==> flow/design.v <==
`timescale 1ns / 1ps
module vga(
	input logic clk,
	input logic reset,
	output logic hsync,
	output logic vsync,		
	output logic [9:0] hc,
	output logic [9:0] vc
	);
parameter hpixels = 800;  
parameter vlines = 521;   
parameter hpulse = 96; 	  
parameter vpulse = 2; 	  
parameter hbp = 144; 	  
parameter hfp = 784; 	  
parameter vbp = 31; 	  
parameter vfp = 511; 	  
always @( posedge clk )
begin
		if ( reset )
		begin
			hc <= 0;
			vc <= 0;
		end
		else
		if ( hc < hpixels - 1)
			hc <= hc + 1;
		else
		begin
			hc <= 0;
			if (vc < vlines - 1)
				vc <= vc + 1;
			else
				vc <= 0;
		end
	end
assign hsync = (hc < hpulse) ? 0:1;
assign vsync = (vc < vpulse) ? 0:1;
endmodule
module game(
    input logic clk,
    input logic [9:0] xpos,
    input logic [9:0] ypos,
    input logic rightmove,
    input logic leftmove,
    input logic reset,
    output logic [2:0] red,
    output logic [2:0] green,
    output logic [2:0] blue);
logic [8:0] paddlePosition;
logic [2:0] quadAr, quadBr;
always @(posedge clk)
begin
if ( reset == 1 )
paddlePosition = 280;
else if ( rightmove == 1 )
paddlePosition = paddlePosition + 3;
else if ( leftmove == 1 )
paddlePosition = paddlePosition - 3; 
end
logic [9:0] ballX;
logic [8:0] ballY;
logic ballXpos, ballYpos;
logic Xbounce, Ybounce;
wire endOfFrame = (xpos == 0 && ypos == 480);
integer b; 
always @(posedge clk) 
begin
 if (reset)
 begin
  ballX <= 0;
  ballY <= 0;
 end
 else if (endOfFrame) 
 begin 
  if (ballX == 0 && ballY == 0) 
  begin   
  ballX <= 25;
  ballY <= 280;  
  end
  else
   begin
   if (ballXpos ^ Xbounce) 
    ballX <= ballX + b;  
   else 
    ballX <= ballX - b;  
   if (ballYpos ^ Ybounce) 
    ballY <= ballY + b;   
   else
    ballY <= ballY - b;   
  end
 end 
end
logic [5:0] missTimer; 
logic brick_alive1;
logic brick_alive2;
logic brick_alive3;
logic brick_alive4;
logic brick_alive5;
logic brick_alive6;
logic brick_alive7;
logic brick_alive8;
logic brick_alive9; 
logic brick_alive10;
logic brick_alive11;
logic brick_alive12;
logic brick_alive13;
logic brick_alive14;
logic brick_alive15;
logic brick_alive16;
logic brick_alive17;
logic brick_alive18;
logic brick_alive19;
logic brick_alive20;
logic brick_alive21;
logic brick_alive22;
logic brick_alive23;
logic brick_alive24;
logic brick_alive25;
logic brick_alive26;
logic brick_alive27;
logic brick_alive28;
logic brick_alive29;
logic brick_alive30;
logic brick_alive31;
logic brick_alive32;
logic brick_alive33;
logic brick_alive34;
logic brick_alive35;
logic brick_alive36;
logic brick_alive37;
logic brick_alive38;  
logic brick_alive39;
logic brick_alive40;
logic brick_alive41;
logic brick_alive42;
logic brick_alive43;
logic brick_alive44;
logic brick_alive45; 
logic brick_alive46;
logic brick_alive47;
logic brick_alive48;
logic brick_alive49;
logic brick_alive50;
logic brick_alive51;
logic brick_alive52;
logic brick_alive53;
logic brick_alive54;
logic brick_alive55;
logic brick_alive56;
logic brick_alive57;
logic brick_alive58;
logic brick_alive59;
logic brick_alive60;
logic brick_alive61;
logic brick_alive62;
logic brick_alive63;
logic brick_alive64;
logic brick_alive65;
logic brick_alive66;
logic brick_alive67;
logic brick_alive68;
logic brick_alive69;
logic brick_alive70;
logic brick_alive71;
logic brick_alive72;
logic brick_alive73;
logic brick_alive74;
logic brick_alive75;
logic brick_alive76;
logic brick_alive77;
logic brick_alive78;
logic brick_alive79;
logic brick_alive80;
logic brick_alive81;
logic brick_alive82;
logic brick_alive83;
logic brick_alive84;
logic brick_alive85;
logic brick_alive86;
logic brick_alive87;
logic brick_alive88;
logic brick_alive89;
logic brick_alive90;
logic brick_alive91;
logic brick_alive92;
logic brick_alive93;
logic brick_alive94;
logic brick_alive95;
logic brick_alive96;
wire area = (xpos < 640 && ypos < 480);
wire top = (area && ypos <= 10);
wire bottom = (area && ypos >= 476);
wire left = (area && xpos <= 3);
wire right = (area && xpos >= 637);
wire border = (area && (left || right || top ));
wire brick1 = ((area && xpos >= 13 && xpos <=55 && ypos<=50 && ypos>=30)&& brick_alive1);
wire brick2 = ((area && xpos >= 65 && xpos <=107 && ypos<=50 && ypos>=30)&& brick_alive2);
wire brick3 = ((area && xpos >= 117 && xpos <=159 && ypos<=50 && ypos>=30)&& brick_alive3);
wire brick4 = ((area && xpos >= 169 && xpos <=211 && ypos<=50 && ypos>=30)&& brick_alive4);
wire brick5 = ((area && xpos >= 221 && xpos <=263 && ypos<=50 && ypos>=30)&& brick_alive5);
wire brick6 = ((area && xpos >= 273 && xpos <=315 && ypos<=50 && ypos>=30)&& brick_alive6);
wire brick7 = ((area && xpos >= 325 && xpos <=367 && ypos<=50 && ypos>=30)&& brick_alive7);
wire brick8 = ((area && xpos >= 377 && xpos <=419 && ypos<=50 && ypos>=30)&& brick_alive8);
wire brick9 = ((area && xpos >= 429 && xpos <=471 && ypos<=50 && ypos>=30)&& brick_alive9);
wire brick10 = ((area && xpos >= 481 && xpos <=523 && ypos<=50 && ypos>=30)&& brick_alive10);
wire brick11 = ((area && xpos >= 533 && xpos <=575 && ypos<=50 && ypos>=30)&& brick_alive11);
wire brick12 = ((area && xpos >= 585 && xpos <=627 && ypos<=50 && ypos>=30)&& brick_alive12);
wire brick13 = ((area && xpos >= 13 && xpos <=55 && ypos<=80 && ypos>=60)&& brick_alive13);
wire brick14 = ((area && xpos >= 65 && xpos <=107 && ypos<=80 && ypos>=60)&& brick_alive14);
wire brick15 = ((area && xpos >= 117 && xpos <=159 && ypos<=80 && ypos>=60)&& brick_alive15);
wire brick16 = ((area && xpos >= 169 && xpos <=211 && ypos<=80 && ypos>=60)&& brick_alive16);
wire brick17 = ((area && xpos >= 221 && xpos <=263 && ypos<=80 && ypos>=60)&& brick_alive17);
wire brick18 = ((area && xpos >= 273 && xpos <=315 && ypos<=80 && ypos>=60)&& brick_alive18);
wire brick19 = ((area && xpos >= 325 && xpos <=367 && ypos<=80 && ypos>=60)&& brick_alive19);
wire brick20 = ((area && xpos >= 377 && xpos <=419 && ypos<=80 && ypos>=60)&& brick_alive20);
wire brick21 = ((area && xpos >= 429 && xpos <=471 && ypos<=80 && ypos>=60)&& brick_alive21);
wire brick22 = ((area && xpos >= 481 && xpos <=523 && ypos<=80 && ypos>=60)&& brick_alive22);
wire brick23 = ((area && xpos >= 533 && xpos <=575 && ypos<=80 && ypos>=60)&& brick_alive23);
wire brick24 = ((area && xpos >= 585 && xpos <=627 && ypos<=80 && ypos>=60)&& brick_alive24);
wire brick25 = ((area && xpos >= 13 && xpos <=55 && ypos<=110 && ypos>=90)&& brick_alive25);
wire brick26 = ((area && xpos >= 65 && xpos <=107 && ypos<=110 && ypos>=90)&& brick_alive26);
wire brick27 = ((area && xpos >= 117 && xpos <=159 && ypos<=110 && ypos>=90)&& brick_alive27);
wire brick28 = ((area && xpos >= 169 && xpos <=211 && ypos<=110 && ypos>=90)&& brick_alive28);
wire brick29 = ((area && xpos >= 221 && xpos <=263 && ypos<=110 && ypos>=90)&& brick_alive29);
wire brick30 = ((area && xpos >= 273 && xpos <=315 && ypos<=110 && ypos>=90)&& brick_alive30);
wire brick31 = ((area && xpos >= 325 && xpos <=367 && ypos<=110 && ypos>=90)&& brick_alive31);
wire brick32 = ((area && xpos >= 377 && xpos <=419 && ypos<=110 && ypos>=90)&& brick_alive32);
wire brick33 = ((area && xpos >= 429 && xpos <=471 && ypos<=110 && ypos>=90)&& brick_alive33);
wire brick34 = ((area && xpos >= 481 && xpos <=523 && ypos<=110 && ypos>=90)&& brick_alive34);
wire brick35 = ((area && xpos >= 533 && xpos <=575 && ypos<=110 && ypos>=90)&& brick_alive35);
wire brick36 = ((area && xpos >= 585 && xpos <=627 && ypos<=110 && ypos>=90)&& brick_alive36);
wire brick37 = ((area && xpos >= 13 && xpos <=55 && ypos<=140 && ypos>=120)&& brick_alive37);
wire brick38 = ((area && xpos >= 65 && xpos <=107 && ypos<=140 && ypos>=120)&& brick_alive38);
wire brick39 = ((area && xpos >= 117 && xpos <=159 && ypos<=140 && ypos>=120)&& brick_alive39);
wire brick40 = ((area && xpos >= 169 && xpos <=211 && ypos<=140 && ypos>=120)&& brick_alive40);
wire brick41 = ((area && xpos >= 221 && xpos <=263 && ypos<=140 && ypos>=120)&& brick_alive41);
wire brick42 = ((area && xpos >= 273 && xpos <=315 && ypos<=140 && ypos>=120)&& brick_alive42);
wire brick43 = ((area && xpos >= 325 && xpos <=367 && ypos<=140 && ypos>=120)&& brick_alive43);
wire brick44 = ((area && xpos >= 377 && xpos <=419 && ypos<=140 && ypos>=120)&& brick_alive44);
wire brick45 = ((area && xpos >= 429 && xpos <=471 && ypos<=140 && ypos>=120)&& brick_alive45);
wire brick46 = ((area && xpos >= 481 && xpos <=523 && ypos<=140 && ypos>=120)&& brick_alive46);
wire brick47 = ((area && xpos >= 533 && xpos <=575 && ypos<=140 && ypos>=120)&& brick_alive47);
wire brick48 = ((area && xpos >= 585 && xpos <=627 && ypos<=140 && ypos>=120)&& brick_alive48);
wire brick49 = ((area && xpos >= 13 && xpos <=55 && ypos<=170 && ypos>=150)&& brick_alive49);
wire brick50 = ((area && xpos >= 65 && xpos <=107 && ypos<=170 && ypos>=150)&& brick_alive50);
wire brick51 = ((area && xpos >= 117 && xpos <=159 && ypos<=170 && ypos>=150)&& brick_alive51);
wire brick52 = ((area && xpos >= 169 && xpos <=211 && ypos<=170 && ypos>=150)&& brick_alive52);
wire brick53 = ((area && xpos >= 221 && xpos <=263 && ypos<=170 && ypos>=150)&& brick_alive53);
wire brick54 = ((area && xpos >= 273 && xpos <=315 && ypos<=170 && ypos>=150)&& brick_alive54);
wire brick55 = ((area && xpos >= 325 && xpos <=367 && ypos<=170 && ypos>=150)&& brick_alive55);
wire brick56 = ((area && xpos >= 377 && xpos <=419 && ypos<=170 && ypos>=150)&& brick_alive56);
wire brick57 = ((area && xpos >= 429 && xpos <=471 && ypos<=170 && ypos>=150)&& brick_alive57);
wire brick58 = ((area && xpos >= 481 && xpos <=523 && ypos<=170 && ypos>=150)&& brick_alive58);
wire brick59 = ((area && xpos >= 533 && xpos <=575 && ypos<=170 && ypos>=150)&& brick_alive59);
wire brick60 = ((area && xpos >= 585 && xpos <=627 && ypos<=170 && ypos>=150)&& brick_alive60);
wire brick61 = ((area && xpos >= 13 && xpos <=55 && ypos<=200 && ypos>=180)&& brick_alive61);
wire brick62 = ((area && xpos >= 65 && xpos <=107 && ypos<=200 && ypos>=180)&& brick_alive62);
wire brick63 = ((area && xpos >= 117 && xpos <=159 && ypos<=200 && ypos>=180)&& brick_alive63);
wire brick64 = ((area && xpos >= 169 && xpos <=211 && ypos<=200 && ypos>=180)&& brick_alive64);
wire brick65 = ((area && xpos >= 221 && xpos <=263 && ypos<=200 && ypos>=180)&& brick_alive65);
wire brick66 = ((area && xpos >= 273 && xpos <=315 && ypos<=200 && ypos>=180)&& brick_alive66);
wire brick67 = ((area && xpos >= 325 && xpos <=367 && ypos<=200 && ypos>=180)&& brick_alive67);
wire brick68 = ((area && xpos >= 377 && xpos <=419 && ypos<=200 && ypos>=180)&& brick_alive68);
wire brick69 = ((area && xpos >= 429 && xpos <=471 && ypos<=200 && ypos>=180)&& brick_alive69);
wire brick70 = ((area && xpos >= 481 && xpos <=523 && ypos<=200 && ypos>=180)&& brick_alive70);
wire brick71 = ((area && xpos >= 533 && xpos <=575 && ypos<=200 && ypos>=180)&& brick_alive71);
wire brick72 = ((area && xpos >= 585 && xpos <=627 && ypos<=200 && ypos>=180)&& brick_alive72);
wire brick73 = ((area && xpos >= 13 && xpos <=55 && ypos<=230 && ypos>=210)&& brick_alive73);
wire brick74 = ((area && xpos >= 65 && xpos <=107 && ypos<=230 && ypos>=210)&& brick_alive74);
wire brick75 = ((area && xpos >= 117 && xpos <=159 && ypos<=230 && ypos>=210)&& brick_alive75);
wire brick76 = ((area && xpos >= 169 && xpos <=211 && ypos<=230 && ypos>=210)&& brick_alive76);
wire brick77 = ((area && xpos >= 221 && xpos <=263 && ypos<=230 && ypos>=210)&& brick_alive77);
wire brick78 = ((area && xpos >= 273 && xpos <=315 && ypos<=230 && ypos>=210)&& brick_alive78);
wire brick79 = ((area && xpos >= 325 && xpos <=367 && ypos<=230 && ypos>=210)&& brick_alive79);
wire brick80 = ((area && xpos >= 377 && xpos <=419 && ypos<=230 && ypos>=210)&& brick_alive80);
wire brick81 = ((area && xpos >= 429 && xpos <=471 && ypos<=230 && ypos>=210)&& brick_alive81);
wire brick82 = ((area && xpos >= 481 && xpos <=523 && ypos<=230 && ypos>=210)&& brick_alive82);
wire brick83 = ((area && xpos >= 533 && xpos <=575 && ypos<=230 && ypos>=210)&& brick_alive83);
wire brick84 = ((area && xpos >= 585 && xpos <=627 && ypos<=230 && ypos>=210)&& brick_alive84);
wire brick85 = ((area && xpos >= 13 && xpos <=55 && ypos<=260 && ypos>=240)&& brick_alive85);
wire brick86 = ((area && xpos >= 65 && xpos <=107 && ypos<=260 && ypos>=240)&& brick_alive86);
wire brick87 = ((area && xpos >= 117 && xpos <=159 && ypos<=260 && ypos>=240)&& brick_alive87);
wire brick88 = ((area && xpos >= 169 && xpos <=211 && ypos<=260 && ypos>=240)&& brick_alive88);
wire brick89 = ((area && xpos >= 221 && xpos <=263 && ypos<=260 && ypos>=240)&& brick_alive89);
wire brick90 = ((area && xpos >= 273 && xpos <=315 && ypos<=260 && ypos>=240)&& brick_alive90);
wire brick91 = ((area && xpos >= 325 && xpos <=367 && ypos<=260 && ypos>=240)&& brick_alive91);
wire brick92 = ((area && xpos >= 377 && xpos <=419 && ypos<=260 && ypos>=240)&& brick_alive92);
wire brick93 = ((area && xpos >= 429 && xpos <=471 && ypos<=260 && ypos>=240)&& brick_alive93);
wire brick94 = ((area && xpos >= 481 && xpos <=523 && ypos<=260 && ypos>=240)&& brick_alive94);
wire brick95 = ((area && xpos >= 533 && xpos <=575 && ypos<=260 && ypos>=240)&& brick_alive95);
wire brick96 = ((area && xpos >= 585 && xpos <=627 && ypos<=260 && ypos>=240)&& brick_alive96);
integer a;
wire paddle = (xpos >= paddlePosition+4 && xpos <= paddlePosition+80+a && ypos >= 440 && ypos <= 447); 
wire ball = (xpos >= ballX && xpos <= ballX+5 && ypos >= ballY && ypos <= ballY+5); 
wire background = (area && !(border || paddle || ball));
wire missed = area && missTimer != 0;
wire reditems = (missed || border || paddle || ball || brick1 || brick2 || brick3 || brick4 || brick5 || brick6 || brick7 || brick8 
                                                 || brick9 || brick10 || brick11 || brick12 || brick13 || brick14 || brick15 || brick16 
                 || brick17 || brick18 || brick19 || brick20 || brick21 || brick22 || brick23 || brick24 
                 || brick73 || brick74 || brick75 || brick76 || brick77 || brick78 || brick79 || brick80 
                 || brick81 || brick82 || brick83 || brick84 || brick85 || brick86 || brick87 || brick88 
                 || brick89 || brick90 || brick91 || brick92 || brick93 || brick94 || brick95 || brick96);
wire greenitems = (missed ||  border || paddle ||ball || brick25 || brick26 || brick27 || brick28 || brick29 || brick32
                                  || brick33 || brick34 || brick35 || brick36 || brick37 || brick38 || brick39 || brick40 
                                  || brick41 || brick42 || brick43 || brick44 || brick45 || brick46 || brick47 || brick48 
                                  || brick49 || brick50 || brick51 || brick52 || brick53 || brick54 || brick55 || brick56 
                                  || brick57 || brick58 || brick59 || brick60 || brick61 || brick62 || brick63 || brick64 
                                  || brick65 || brick66 || brick67 || brick68 || brick69 || brick70 || brick71 || brick72 
                                  || brick73 || brick74 || brick75 || brick76 || brick77 || brick78 || brick79 || brick80 
                                  || brick81 || brick82 || brick83 || brick84 || brick85 || brick86 || brick87 || brick88 
                                  || brick89 || brick90 || brick91 || brick92 || brick93 || brick94 || brick95 || brick96);
wire blueitems = (missed ||  border || paddle || ball || brick25 || brick26 || brick27 || brick28 || brick29 || brick30 || brick31 || brick32 
                                                   || brick33 || brick34 || brick35 || brick36 || brick37 || brick38 || brick39 || brick40 
                                                 || brick41 || brick42 || brick43 || brick44 || brick45 || brick46 || brick47 || brick48);
wire red1 = reditems & 1;
wire green1 = greenitems & 1;
wire blue1 = blueitems & 1;
assign red  = { reditems,red1, red1};
assign green =  { greenitems, green1, green1 };
assign blue  =  { blueitems, blue1, blue1 };
always @(posedge clk)
begin
 if (reset)
  begin
  Xbounce <= 0;
  Ybounce <= 0;
  missTimer <= 0;
  ballXpos <= 1;
  ballYpos <= 1;
a = 4;
b = 3;
brick_alive1=1;
brick_alive2=1;
brick_alive3=1;
brick_alive4=1;
brick_alive5=1;
brick_alive6=1;
brick_alive7=1;
brick_alive8=1;
brick_alive9=1; 
brick_alive10=1;
brick_alive11=1;
brick_alive12=1;
brick_alive13=1;
brick_alive14=1;
brick_alive15=1;
brick_alive16=1;
brick_alive17=1;
brick_alive18=1;
brick_alive19=1;
brick_alive20=1;
brick_alive21=1;
brick_alive22=1;
brick_alive23=1;
brick_alive24=1;
brick_alive25=1;
brick_alive26=1;
brick_alive27=1;
brick_alive28=1;
brick_alive29=1;
brick_alive30=1;
brick_alive31=1;
brick_alive32=1;
brick_alive33=1;
brick_alive34=1;
brick_alive35=1;
brick_alive36=1;
brick_alive37=1;
brick_alive38=1;  
brick_alive39=1;
brick_alive40=1;
brick_alive41=1;
brick_alive42=1;
brick_alive43=1;
brick_alive44=1;
brick_alive45=1; 
brick_alive46=1;
brick_alive47=1;
brick_alive48=1;
brick_alive49=1;
brick_alive50=1;
brick_alive51=1;
brick_alive52=1;
brick_alive53=1;
brick_alive54=1;
brick_alive55=1;
brick_alive56=1;
brick_alive57=1;
brick_alive58=1;
brick_alive59=1;
brick_alive60=1;
brick_alive61=1;
brick_alive62=1;
brick_alive63=1;
brick_alive64=1;
brick_alive65=1;
brick_alive66=1;
brick_alive67=1;
brick_alive68=1;
brick_alive69=1;
brick_alive70=1;
brick_alive71=1;
brick_alive72=1;
brick_alive73=1;
brick_alive74=1;
brick_alive75=1;
brick_alive76=1;
brick_alive77=1;
brick_alive78=1;
brick_alive79=1;
brick_alive80=1;
brick_alive81=1;
brick_alive82=1;
brick_alive83=1;
brick_alive84=1;
brick_alive85=1;
brick_alive86=1;
brick_alive87=1;
brick_alive88=1;
brick_alive89=1;
brick_alive90=1;
brick_alive91=1;
brick_alive92=1;
brick_alive93=1;
brick_alive94=1;
brick_alive95=1;
brick_alive96=1;
  end
 else if (!endOfFrame)
  begin
  if (ball && (left || right))
   Xbounce <= 1;
  if (ball && (top || bottom || (paddle && ballYpos)))
   Ybounce <= 1;
  if (ball && bottom)
   missTimer <= 60; 
     if (ball && (area && xpos >= 13 && xpos <=55 && ypos<=50 && ypos>=30)) 
     brick_alive1 = 0;
     if (ball && (area && xpos >= 65 && xpos <=107 && ypos<=50 && ypos>=30)) 
     brick_alive2=0;
     if (ball&& (area && xpos >= 117 && xpos <=159 && ypos<=50 && ypos>=30))
     brick_alive3=0;
     if ( ball && (area && xpos >= 169 && xpos <=211 && ypos<=50 && ypos>=30)) 
    brick_alive4=0;
     if ( ball && (area && xpos >= 221 && xpos <=263 && ypos<=50 && ypos>=30)) 
    brick_alive5=0;
     if ( ball&& (area && xpos >= 273 && xpos <=315 && ypos<=50 && ypos>=30)) 
    brick_alive6=0;
     if (ball&& (area && xpos >= 325 && xpos <=367 && ypos<=50 && ypos>=30)) begin
    brick_alive7=0;
    end
     if ( ball&& (area && xpos >= 377 && xpos <=419 && ypos<=50 && ypos>=30)) begin
    brick_alive8=0;
    end
     if ( ball&& (area && xpos >= 429 && xpos <=471 && ypos<=50 && ypos>=30)) begin
    brick_alive9=0;
    end
     if ( ball && (area && xpos >= 481 && xpos <=523 && ypos<=50 && ypos>=30)) begin
    brick_alive10=0;
    end
     if ( ball && (area && xpos >= 533 && xpos <=575 && ypos<=50 && ypos>=30)) begin
    brick_alive11=0;
    end
     if ( ball && (area && xpos >= 585 && xpos <=627 && ypos<=50 && ypos>=30)) begin
    brick_alive12=0;
    end
     if (ball && (area && xpos >= 13 && xpos <=55 && ypos<=80 && ypos>=60))begin
     brick_alive13 = 0;
    end
     if (ball && (area && xpos >= 65 && xpos <=107 && ypos<=80 && ypos>=60)) begin
     brick_alive14=0;
    end
     if (ball&& (area && xpos >= 117 && xpos <=159 && ypos<=80 && ypos>=60))begin
     brick_alive15=0;
    end
     if ( ball && (area && xpos >= 169 && xpos <=211 && ypos<=80 && ypos>=60)) begin
    brick_alive16=0;
    end
     if ( ball && (area && xpos >= 221 && xpos <=263 && ypos<=80 && ypos>=60)) begin
    brick_alive17=0;
    end
     if ( ball&& (area && xpos >= 273 && xpos <=315 && ypos<=80 && ypos>=60)) begin
    brick_alive18=0;
    end
     if (ball&& (area && xpos >= 325 && xpos <=367 && ypos<=80 && ypos>=60)) begin
    brick_alive19=0;
    end
     if ( ball&& (area && xpos >= 377 && xpos <=419 && ypos<=80 && ypos>=60)) begin
    brick_alive20=0;
    end
     if ( ball&& (area && xpos >= 429 && xpos <=471 && ypos<=80 && ypos>=60)) begin
    brick_alive21=0;
    end
     if ( ball && (area && xpos >= 481 && xpos <=523 && ypos<=80 && ypos>=60)) begin
    brick_alive22=0;
    end
     if ( ball && (area && xpos >= 533 && xpos <=575 && ypos<=80 && ypos>=60)) begin
    brick_alive23=0;
    end
     if ( ball && (area && xpos >= 585 && xpos <=627 && ypos<=80 && ypos>=60)) begin
    brick_alive24=0;
    end
     if (ball && (area && xpos >= 13 && xpos <=55 && ypos<=110 && ypos>=90)) begin
     brick_alive25 = 0;
    end
     if (ball && (area && xpos >= 65 && xpos <=107 && ypos<=110 && ypos>=90)) begin
     brick_alive26=0;
    end
     if (ball&& (area && xpos >= 117 && xpos <=159 && ypos<=110 && ypos>=90))begin
     brick_alive27=0;
    end
     if ( ball && (area && xpos >= 169 && xpos <=211 && ypos<=110 && ypos>=90)) begin
    brick_alive28=0;
    end
     if ( ball && (area && xpos >= 221 && xpos <=263 && ypos<=110 && ypos>=90)) begin
    brick_alive29=0;
    end
     if ( ball&& (area && xpos >= 273 && xpos <=315 && ypos<=110 && ypos>=90)) begin
    brick_alive30=0;
    a=40;
    end
     if (ball&& (area && xpos >= 325 && xpos <=367 && ypos<=110 && ypos>=90)) begin
    brick_alive31=0;
    b=5;
    end
     if ( ball&& (area && xpos >= 377 && xpos <=419 && ypos<=110 && ypos>=90)) begin
    brick_alive32=0;
    end
     if ( ball&& (area && xpos >= 429 && xpos <=471 && ypos<=110 && ypos>=90)) begin
    brick_alive33=0;
    end
     if ( ball && (area && xpos >= 481 && xpos <=523 && ypos<=110 && ypos>=90)) begin
    brick_alive34=0;
    end
     if ( ball && (area && xpos >= 533 && xpos <=575 && ypos<=110 && ypos>=90)) begin
    brick_alive35=0;
    end
     if ( ball && (area && xpos >= 585 && xpos <=627 && ypos<=110 && ypos>=90)) begin
    brick_alive36=0;
    end
     if (ball && (area && xpos >= 13 && xpos <=55 && ypos<=140 && ypos>=120))begin
     brick_alive37 = 0;
    end
     if (ball && (area && xpos >= 65 && xpos <=107 && ypos<=140 && ypos>=120)) begin
     brick_alive38=0;
    end
     if (ball&& (area && xpos >= 117 && xpos <=159 && ypos<=140 && ypos>=120))begin
     brick_alive39=0;
    end
     if ( ball && (area && xpos >= 169 && xpos <=211 && ypos<=140 && ypos>=120)) begin
    brick_alive40=0;
    end
     if ( ball && (area && xpos >= 221 && xpos <=263 && ypos<=140 && ypos>=120)) begin
    brick_alive41=0;
    end
     if ( ball&& (area && xpos >= 273 && xpos <=315 && ypos<=140 && ypos>=120)) begin
    brick_alive42=0;
    end
     if (ball&& (area && xpos >= 325 && xpos <=367 && ypos<=140 && ypos>=120)) begin
    brick_alive43=0;
    end
     if ( ball&& (area && xpos >= 377 && xpos <=419 && ypos<=140 && ypos>=120)) begin
    brick_alive44=0;
    end
     if ( ball&& (area && xpos >= 429 && xpos <=471 && ypos<=140 && ypos>=120)) begin
    brick_alive45=0;
    end
     if ( ball && (area && xpos >= 481 && xpos <=523 && ypos<=140 && ypos>=120)) begin
    brick_alive46=0;
    end
     if ( ball && (area && xpos >= 533 && xpos <=575 && ypos<=140 && ypos>=120)) begin
    brick_alive47=0;
    end
     if ( ball && (area && xpos >= 585 && xpos <=627 && ypos<=140 && ypos>=120)) begin
    brick_alive48=0;
    end
     if (ball && (area && xpos >= 13 && xpos <=55 && ypos<=170 && ypos>=150)) begin
     brick_alive49 = 0;
    end
     if (ball && (area && xpos >= 65 && xpos <=107 && ypos<=170 && ypos>=150)) begin
     brick_alive50=0;
    end
     if (ball&& (area && xpos >= 117 && xpos <=159 && ypos<=170 && ypos>=150))begin
     brick_alive51=0;
    end
     if ( ball && (area && xpos >= 169 && xpos <=211 && ypos<=170 && ypos>=150)) begin
    brick_alive52=0;
    end
     if ( ball && (area && xpos >= 221 && xpos <=263 && ypos<=170 && ypos>=150)) begin
    brick_alive53=0;
    end
     if ( ball&& (area && xpos >= 273 && xpos <=315 && ypos<=170 && ypos>=150)) begin
    brick_alive54=0;
    end
     if (ball&& (area && xpos >= 325 && xpos <=367 && ypos<=170 && ypos>=150)) begin
    brick_alive55=0;
    end
     if ( ball&& (area && xpos >= 377 && xpos <=419 && ypos<=170 && ypos>=150)) begin
    brick_alive56=0;
    end
     if ( ball&& (area && xpos >= 429 && xpos <=471 && ypos<=170 && ypos>=150)) begin
    brick_alive57=0;
    end
     if ( ball && (area && xpos >= 481 && xpos <=523 && ypos<=170 && ypos>=150)) begin
    brick_alive58=0;
    end
     if ( ball && (area && xpos >= 533 && xpos <=575 && ypos<=170 && ypos>=150)) begin
    brick_alive59=0;
    end
     if ( ball && (area && xpos >= 585 && xpos <=627 && ypos<=170 && ypos>=150)) begin
    brick_alive60=0;
    end
     if (ball && (area && xpos >= 13 && xpos <=55 && ypos<=200 && ypos>=180)) begin
     brick_alive61 = 0;
    end
     if (ball && (area && xpos >= 65 && xpos <=107 && ypos<=200 && ypos>=180)) begin
     brick_alive62=0;
    end
     if (ball&& (area && xpos >= 117 && xpos <=159 && ypos<=200 && ypos>=180))begin
     brick_alive63=0;
    end
     if ( ball && (area && xpos >= 169 && xpos <=211 && ypos<=200 && ypos>=180)) begin
    brick_alive64=0;
    end
     if ( ball && (area && xpos >= 221 && xpos <=263 && ypos<=200 && ypos>=180)) begin
    brick_alive65=0;
    end
     if ( ball&& (area && xpos >= 273 && xpos <=315 && ypos<=200 && ypos>=180)) begin
    brick_alive66=0;
    end
     if (ball&& (area && xpos >= 325 && xpos <=367 && ypos<=200 && ypos>=180)) begin
    brick_alive67=0;
    end
     if ( ball&& (area && xpos >= 377 && xpos <=419 && ypos<=200 && ypos>=180)) begin
    brick_alive68=0;
    end
     if ( ball&& (area && xpos >= 429 && xpos <=471 && ypos<=200 && ypos>=180)) begin
    brick_alive69=0;   
    end
     if ( ball && (area && xpos >= 481 && xpos <=523 && ypos<=200 && ypos>=180)) begin
    brick_alive70=0;
    end
     if ( ball && (area && xpos >= 533 && xpos <=575 && ypos<=200 && ypos>=180)) begin
    brick_alive71=0;
    end
     if ( ball && (area && xpos >= 585 && xpos <=627 && ypos<=200 && ypos>=180)) begin
    brick_alive72=0;
    end
     if (ball && (area && xpos >= 13 && xpos <=55 && ypos<=230 && ypos>=210)) begin
     brick_alive73 =0;
    end
     if (ball && (area && xpos >= 65 && xpos <=107 && ypos<=230 && ypos>=210)) begin
     brick_alive74=0;
    end
     if (ball&& (area && xpos >= 117 && xpos <=159 && ypos<=230 && ypos>=210))begin
     brick_alive75=0;
    end
     if ( ball && (area && xpos >= 169 && xpos <=211 && ypos<=230 && ypos>=210)) begin
    brick_alive76=0;
    end
     if ( ball && (area && xpos >= 221 && xpos <=263 && ypos<=230 && ypos>=210)) begin
    brick_alive77=0;
    end
     if ( ball&& (area && xpos >= 273 && xpos <=315 && ypos<=230 && ypos>=210)) begin
    brick_alive78=0;
    end
     if (ball&& (area && xpos >= 325 && xpos <=367 && ypos<=230 && ypos>=210)) begin
    brick_alive79=0;
    end
     if ( ball&& (area && xpos >= 377 && xpos <=419 && ypos<=230 && ypos>=210)) begin
    brick_alive80=0;
    end
     if ( ball&& (area && xpos >= 429 && xpos <=471 && ypos<=230 && ypos>=210)) begin
    brick_alive81=0;
    end
     if ( ball && (area && xpos >= 481 && xpos <=523 && ypos<=230 && ypos>=210)) begin
    brick_alive82=0;
    end
     if ( ball && (area && xpos >= 533 && xpos <=575 && ypos<=230 && ypos>=210)) begin
    brick_alive83=0;
    end
     if ( ball && (area && xpos >= 585 && xpos <=627 && ypos<=230 && ypos>=210)) begin
    brick_alive84=0;
    end
     if (ball && (area && xpos >= 13 && xpos <=55 && ypos<=260 && ypos>=240)) begin
     brick_alive85 = 0;
    end
     if (ball && (area && xpos >= 65 && xpos <=107 && ypos<=260 && ypos>=240)) begin
     brick_alive86=0;
    end
     if (ball&& (area && xpos >= 117 && xpos <=159 && ypos<=260 && ypos>=240))begin
     brick_alive87=0;
    end
     if ( ball && (area && xpos >= 169 && xpos <=211 && ypos<=260 && ypos>=240)) begin
    brick_alive88=0;
    end
     if ( ball && (area && xpos >= 221 && xpos <=263 && ypos<=260 && ypos>=240)) begin
    brick_alive89=0;
    end
     if ( ball&& (area && xpos >= 273 && xpos <=315 && ypos<=260 && ypos>=240)) begin
    brick_alive90=0;
    end
     if (ball&& (area && xpos >= 325 && xpos <=367 && ypos<=260 && ypos>=240)) begin
    brick_alive91=0;
    end
     if ( ball&& (area && xpos >= 377 && xpos <=419 && ypos<=260 && ypos>=240)) begin
    brick_alive92=0;
    end
     if ( ball&& (area && xpos >= 429 && xpos <=471 && ypos<=260 && ypos>=240)) begin
    brick_alive93=0;
    end
     if ( ball && (area && xpos >= 481 && xpos <=523 && ypos<=260 && ypos>=240)) begin
    brick_alive94=0;
    end
     if ( ball && (area && xpos >= 533 && xpos <=575 && ypos<=260 && ypos>=240)) begin
    brick_alive95=0;
    end
     if ( ball && (area && xpos >= 585 && xpos <=627 && ypos<=260 && ypos>=240)) begin
    brick_alive96=0;
    end    
 end
  else 
  begin
  if (ballX == 0 && ballY == 0)
   begin 
   ballXpos <= 1;
   ballYpos <= 1;
   Xbounce <= 0;
   Ybounce <= 0;
  end 
  else 
  begin
   if (Xbounce)
    ballXpos <= ~ballXpos;
   if (Ybounce)
    ballYpos <= ~ballYpos;   
   Xbounce <= 0; 
   Ybounce <= 0; 
   if (missTimer != 0)
    missTimer <= missTimer - 1;
  end
 end
end  
endmodule
module breakout(
    input logic clk,
    input logic right,
    input logic left,
    input logic reset,
    output logic [2:0] red,
    output logic [2:0] green,
    output logic [2:0] blue,
    output logic hsync,
    output logic vsync
    );
logic [9:0] xpos;
logic [9:0] ypos;
vga signal_generator_inst(clk, reset, hsync, vsync, xpos, ypos);
game game_inst(clk, xpos, ypos, right, left, reset, red, green, blue);                                                                  
endmodule
======== Reports on breakout ========
What the tools print for breakout, step after step.
Lines are those of the file above, counted from 1.
Operators carry their Yosys type and port widths (W data, S select, Z words).
Library cell names are shortened.
A cell with - has no value.
inputs
  design top .............................. breakout
  clock port .............................. clk
  cell library ............................ sky130hd
  library corner .......................... tt_025C_1v80

======== Elaborated design ========
Yosys after proc, flatten, opt, wreduce and memory -nomap, before mapping. Memory bits, and registers merged into a memory's read port (data or address), are not among the register bits. Print and check cells are not counted. Equal cells are merged and count once.
word-level totals
  register bits ........................... 158
  input bits .............................. 4
  output and inout bits ................... 11
  word-level cells ........................ 886
cells by class
  add/subtract/negate cells ............... 14
  $lt $le $gt $ge ......................... 58
  equal/unequal tests ..................... 3
  mux-type cells .......................... 17
  bitwise logic cells ..................... 6
  reduce/logical cells .................... 680
operators with widths
  kind                     count
  $logic_and A1 B1 Y1      427
  $reduce_and A2 Y1        98
  $logic_or A1 B1 Y1       144
  $le A10 B32 Y1           3
  $ge A10 B9 Y1 const B    7
  $le A10 B9 Y1 const B    7
  $ge A10 B8 Y1 const B    6
  $le A10 B8 Y1 const B    6
  $ge A10 B7 Y1 const B    4
  $mux W9                  4
  $ge A10 B32 Y1           1
  $ge A10 B10 Y1 const B   3
  $le A10 B10 Y1 const B   3
  $lt A10 B10 Y1 const B   3
  $le A10 B7 Y1 const B    3
  $mux W10                 3
  $mux W6                  4
  $add A10 B1 Y10 const B  2
  $le A10 B6 Y1 const B    2
  $logic_not A10 Y1        2
  $add A9 B3 Y10 const B   2
  $add A10 B3 Y11 const B  1
  $add A10 B6 Y11          1
  $ge A10 B10 Y1           1
  $le A10 B2 Y1 const B    1
  $lt A10 B2 Y1 const B    1
  $add A10 B3 Y10          1
  $sub A10 B3 Y10          1
Not listed: further kinds 23, cells in them 37.

======== Longest topological paths ========
Depth = most cells in a row (Yosys ltp): at word level without a register or memory, in the mapped netlist without a sequential cell, where the memories' decode and read muxes count.
logic depth
  depth in word-level cells ............... 79
  ABC_AREA ................................ 0
  mapped depth ............................ 16
  gate-level depth less buffers ........... 15

======== After synthesis ========
Source: synth_stat.txt of the flow (Yosys; design flattened, memories mapped). It holds for the ABC_AREA given above (unset counts as 0); a run with the other value may have another netlist.
synthesis totals
  standard cells after synthesis .......... 1189
  synthesis area .......................... 10054.6 um2
  sequential area ......................... 3123.0 um2
  mapped flip-flops ....................... 156
  buffers ................................. 69
cells by type
  cell type  count  total area (um2)
  dfxtp_1    156    3.12E+03
  ha_1       95     1188.64
  a21o_1     63     472.954
  nand2_1    109    409.142
  xnor2_1    43     376.611
  o21ai_0    66     330.317
  nand2b_1   51     319.056
  nor2_1     82     307.795
  a21oi_1    57     285.274
  xor2_1     29     253.994
  inv_1      53     198.941
  nand3_1    39     195.187
  buf_4      18     135.13
  a22oi_1    17     127.622
  nor3_1     25     125.12
  nand4_1    18     112.608
  a222oi_1   11     110.106
  buf_2      20     100.096
Not listed: further types 64, cells in them 237.
By module: a second synthesis without flattening, with its own total; a netlist apart from the flattened one above.
second synthesis, totals
  cells (unflattened synthesis) ........... 1197
  area total of the unflattened synthesis .. 9882.0 um2
Each row is one instance without its submodules.
modules
  module    instances  cells  area (um2)  seq. area (um2)
  game      1          1092   8976.1      2722.6
  vga       1          105    905.9       400.4
  breakout  1          0      0.0         0.0

======== Timing after synthesis ========
Source: OpenSTA report_checks on the synthesized netlist (no wires, ideal clock, input and output delay 20% of the period each), path of least setup slack; recovery checks are left aside. Register names are those of the netlist, which keeps one name where synthesis merged equal registers.
path after synthesis
  kind .................................... register to output
  from .................................... register game_inst.paddlePosition[2]
  to ...................................... output port green[0]
  clock period ............................ 8.0 ns
  output delay ............................ 1.600 ns
  time at the first pin ................... 0.000 ns
  arrival ................................. 3.189 ns
  required time ........................... 6.400 ns
  slack ................................... 3.211 ns
  path delay .............................. 3.189 ns
  stages .................................. 16
  path buffers ............................ 1
  synthesis period reached ................ 4.789 ns
"path delay" is the arrival time less input delay plus setup time.
A path that ends at an output port has no setup time.
"stages" counts driving pins, that of a launching flip-flop among them; a cell with two outputs on the path counts twice.
"synthesis period reached" = period - worst setup slack (recovery checks aside). The figure is calculated, with input and output delays left at 20% of the set period.
Between the ends stands the longest chain of elaborated cells between them, by number of cells; it is not shown to be the way that was timed. Of several equally long chains one is given.
A line is the first line of the expression or statement that the cell stems from. Yosys adds cells for indexed reads and writes and turns some case tables into memories.
At most two assigning lines are given for a register; there are more.
between the ends, after synthesis
  path through ............................ dfxtp_1 -> ha_1 -> fa_1 -> nor2_1 -> nor2_1 -> o31ai_1 -> xor2_1 -> ha_1 -> nand3_1 -> a211o_1 -> a221oi_1 -> a2111oi_0 -> a211oi_1 -> nor4b_2 -> nand4_1 -> buf_4
  cells in the longest elaborated chain ... 78
  elaborated cells on any way between the ends .. 80
  those cells by class .................... add/sub: 3; compare: 2; reduce/logical: 75
RTL lines, path after synthesis
  element                 RTL line  source
  start: declaration      50        logic [8:0] paddlePosition;
  start: assignment       57        paddlePosition = paddlePosition + 3;
  start: assignment       59        paddlePosition = paddlePosition - 3;
  $add A9 B7 Y10          294       wire paddle = (xpos >= paddlePosition+4 && xpos <= paddlePosition+80+a && ypos >= 440 && ypos <= 447);
  $add A10 B6 Y11         294
  $le A10 B32 Y1          294
  $logic_and A1 B1 Y1 x3  294
  $logic_or A1 B1 Y1 x72  304       wire greenitems = (missed ||  border || paddle ||ball || brick25 || brick26 || brick27 || brick28 || brick29 | ...
  end: declaration        752       output logic [2:0] green,
Some nets on the timed path still bear RTL names; the line given drives or declares the net.
nets with RTL names, path after synthesis
  signal            RTL line
  game_inst.green1  304

======== Path in the finished layout ========
Path of least setup slack in the final report of record 2 (OpenROAD, finished layout, wires in). Where an end is a register, its clock arrival counts in the times.
path after layout
  kind .................................... register to output
  from .................................... register game_inst.paddlePosition[2]
  to ...................................... output port blue[2]
  clock period ............................ 6.11 ns
  output delay ............................ 1.22 ns
  time at the first pin ................... 0.42 ns
  arrival ................................. 4.01 ns
  required time ........................... 4.89 ns
  slack ................................... 0.87 ns
  stages .................................. 17
  path buffers ............................ 2
Between the ends stands the longest chain of elaborated cells between them, by number of cells; it is not shown to be the way that was timed. Of several equally long chains one is given.
At most two assigning lines are given for a register; there are more.
between the ends, after layout
  path through ............................ dfxtp_2 -> ha_2 -> fa_2 -> nor2_1 -> nor2_1 -> o31ai_1 -> xor2_1 -> ha_1 -> nand3_2 -> a211o_1 -> a221oi_2 -> a2111oi_1 -> buf_4 -> a211oi_4 -> nor4b_4 -> o21ai_2 -> dlygate4sd2_1
  cells in the longest elaborated chain ... 32
  elaborated cells on any way between the ends .. 34
  those cells by class .................... add/sub: 3; compare: 2; reduce/logical: 29
RTL lines, path after layout
  element                 RTL line  source
  start: declaration      50        logic [8:0] paddlePosition;
  start: assignment       57        paddlePosition = paddlePosition + 3;
  start: assignment       59        paddlePosition = paddlePosition - 3;
  $add A9 B7 Y10          294       wire paddle = (xpos >= paddlePosition+4 && xpos <= paddlePosition+80+a && ypos >= 440 && ypos <= 447);
  $add A10 B6 Y11         294
  $le A10 B32 Y1          294
  $logic_and A1 B1 Y1 x3  294
  $logic_or A1 B1 Y1 x26  313       wire blueitems = (missed ||  border || paddle || ball || brick25 || brick26 || brick27 || brick28 || brick29 | ...
  end: declaration        753       output logic [2:0] blue,

Settings and measured results of 3 stored flow runs for module breakout (sky130hd), not sorted in any way. The constraints put input and output delay at 20% of the set period each and load the outputs with 0.01 pF.
By "achieved clock period" is meant the clock period of the run minus its worst setup slack. This is arithmetic on one report: input and output delays are still those of the set period (20% each).
"critical path time": the worst setup path's part of the clock period (all of it between registers, 20% less for each end at a port) less its slack. A launch clock that arrives late makes it longer, a capture clock that arrives late makes it shorter.

---- record 1 ----
settings
  ABC_AREA = 1
  CELL_PAD_IN_SITES_DETAIL_PLACEMENT = 2
  CORE_UTILIZATION = 46
  CTS_CLUSTER_DIAMETER = 70
  MIN_ROUTING_LAYER = met2
  PLACE_DENSITY_LB_ADDON = 0.07
  SLEW_MARGIN = 5
  TNS_END_PERCENT = 35
  period_ns = 8.29
  CAP_MARGIN = 20
  CORE_MARGIN = 2
results
  incomplete, placement halted on DPL-0033

---- record 2 ----
settings
  CORE_ASPECT_RATIO = 0.66
  CORE_MARGIN = 5
  CORE_UTILIZATION = 58
  GPL_TIMING_DRIVEN = 1
  SETUP_SLACK_MARGIN = 0.72
  period_ns = 6.11
  CAP_MARGIN = 20
  SLEW_MARGIN = 20
results
  smallest hold slack ..................... 0.454 ns
  die footprint ........................... 20126.2 um2
  synthesis area .......................... 10054.6 um2
  smallest setup slack .................... 0.875 ns
  summed negative setup slack ............. 0.000 ns
  achieved clock period ................... 5.235 ns
  standard-cell area after layout ......... 10806.6 um2
  critical path time ...................... 4.01 ns
  type of the worst setup path ............ register to output

---- record 3 ----
settings
  ABC_AREA = 1
  CAP_MARGIN = 0
  CELL_PAD_IN_SITES_DETAIL_PLACEMENT = 0
  CORE_ASPECT_RATIO = 0.89
  CORE_UTILIZATION = 46
  CTS_CLUSTER_DIAMETER = 52
  GPL_ROUTABILITY_DRIVEN = 0
  HOLD_SLACK_MARGIN = 0.11
  MIN_ROUTING_LAYER = met1
  PLACE_DENSITY_LB_ADDON = 0.07
  SETUP_SLACK_MARGIN = 1.56
  SLEW_MARGIN = 5
  TNS_END_PERCENT = 35
  period_ns = 6.77
  CORE_MARGIN = 2
results
  smallest hold slack ..................... 0.446 ns
  die footprint ........................... 25629.3 um2
  synthesis area .......................... 11207.0 um2
  smallest setup slack .................... 1.614 ns
  summed negative setup slack ............. 0.000 ns
  achieved clock period ................... 5.156 ns
  standard-cell area after layout ......... 12145.4 um2
  critical path time ...................... 3.80 ns
  type of the worst setup path ............ register to output
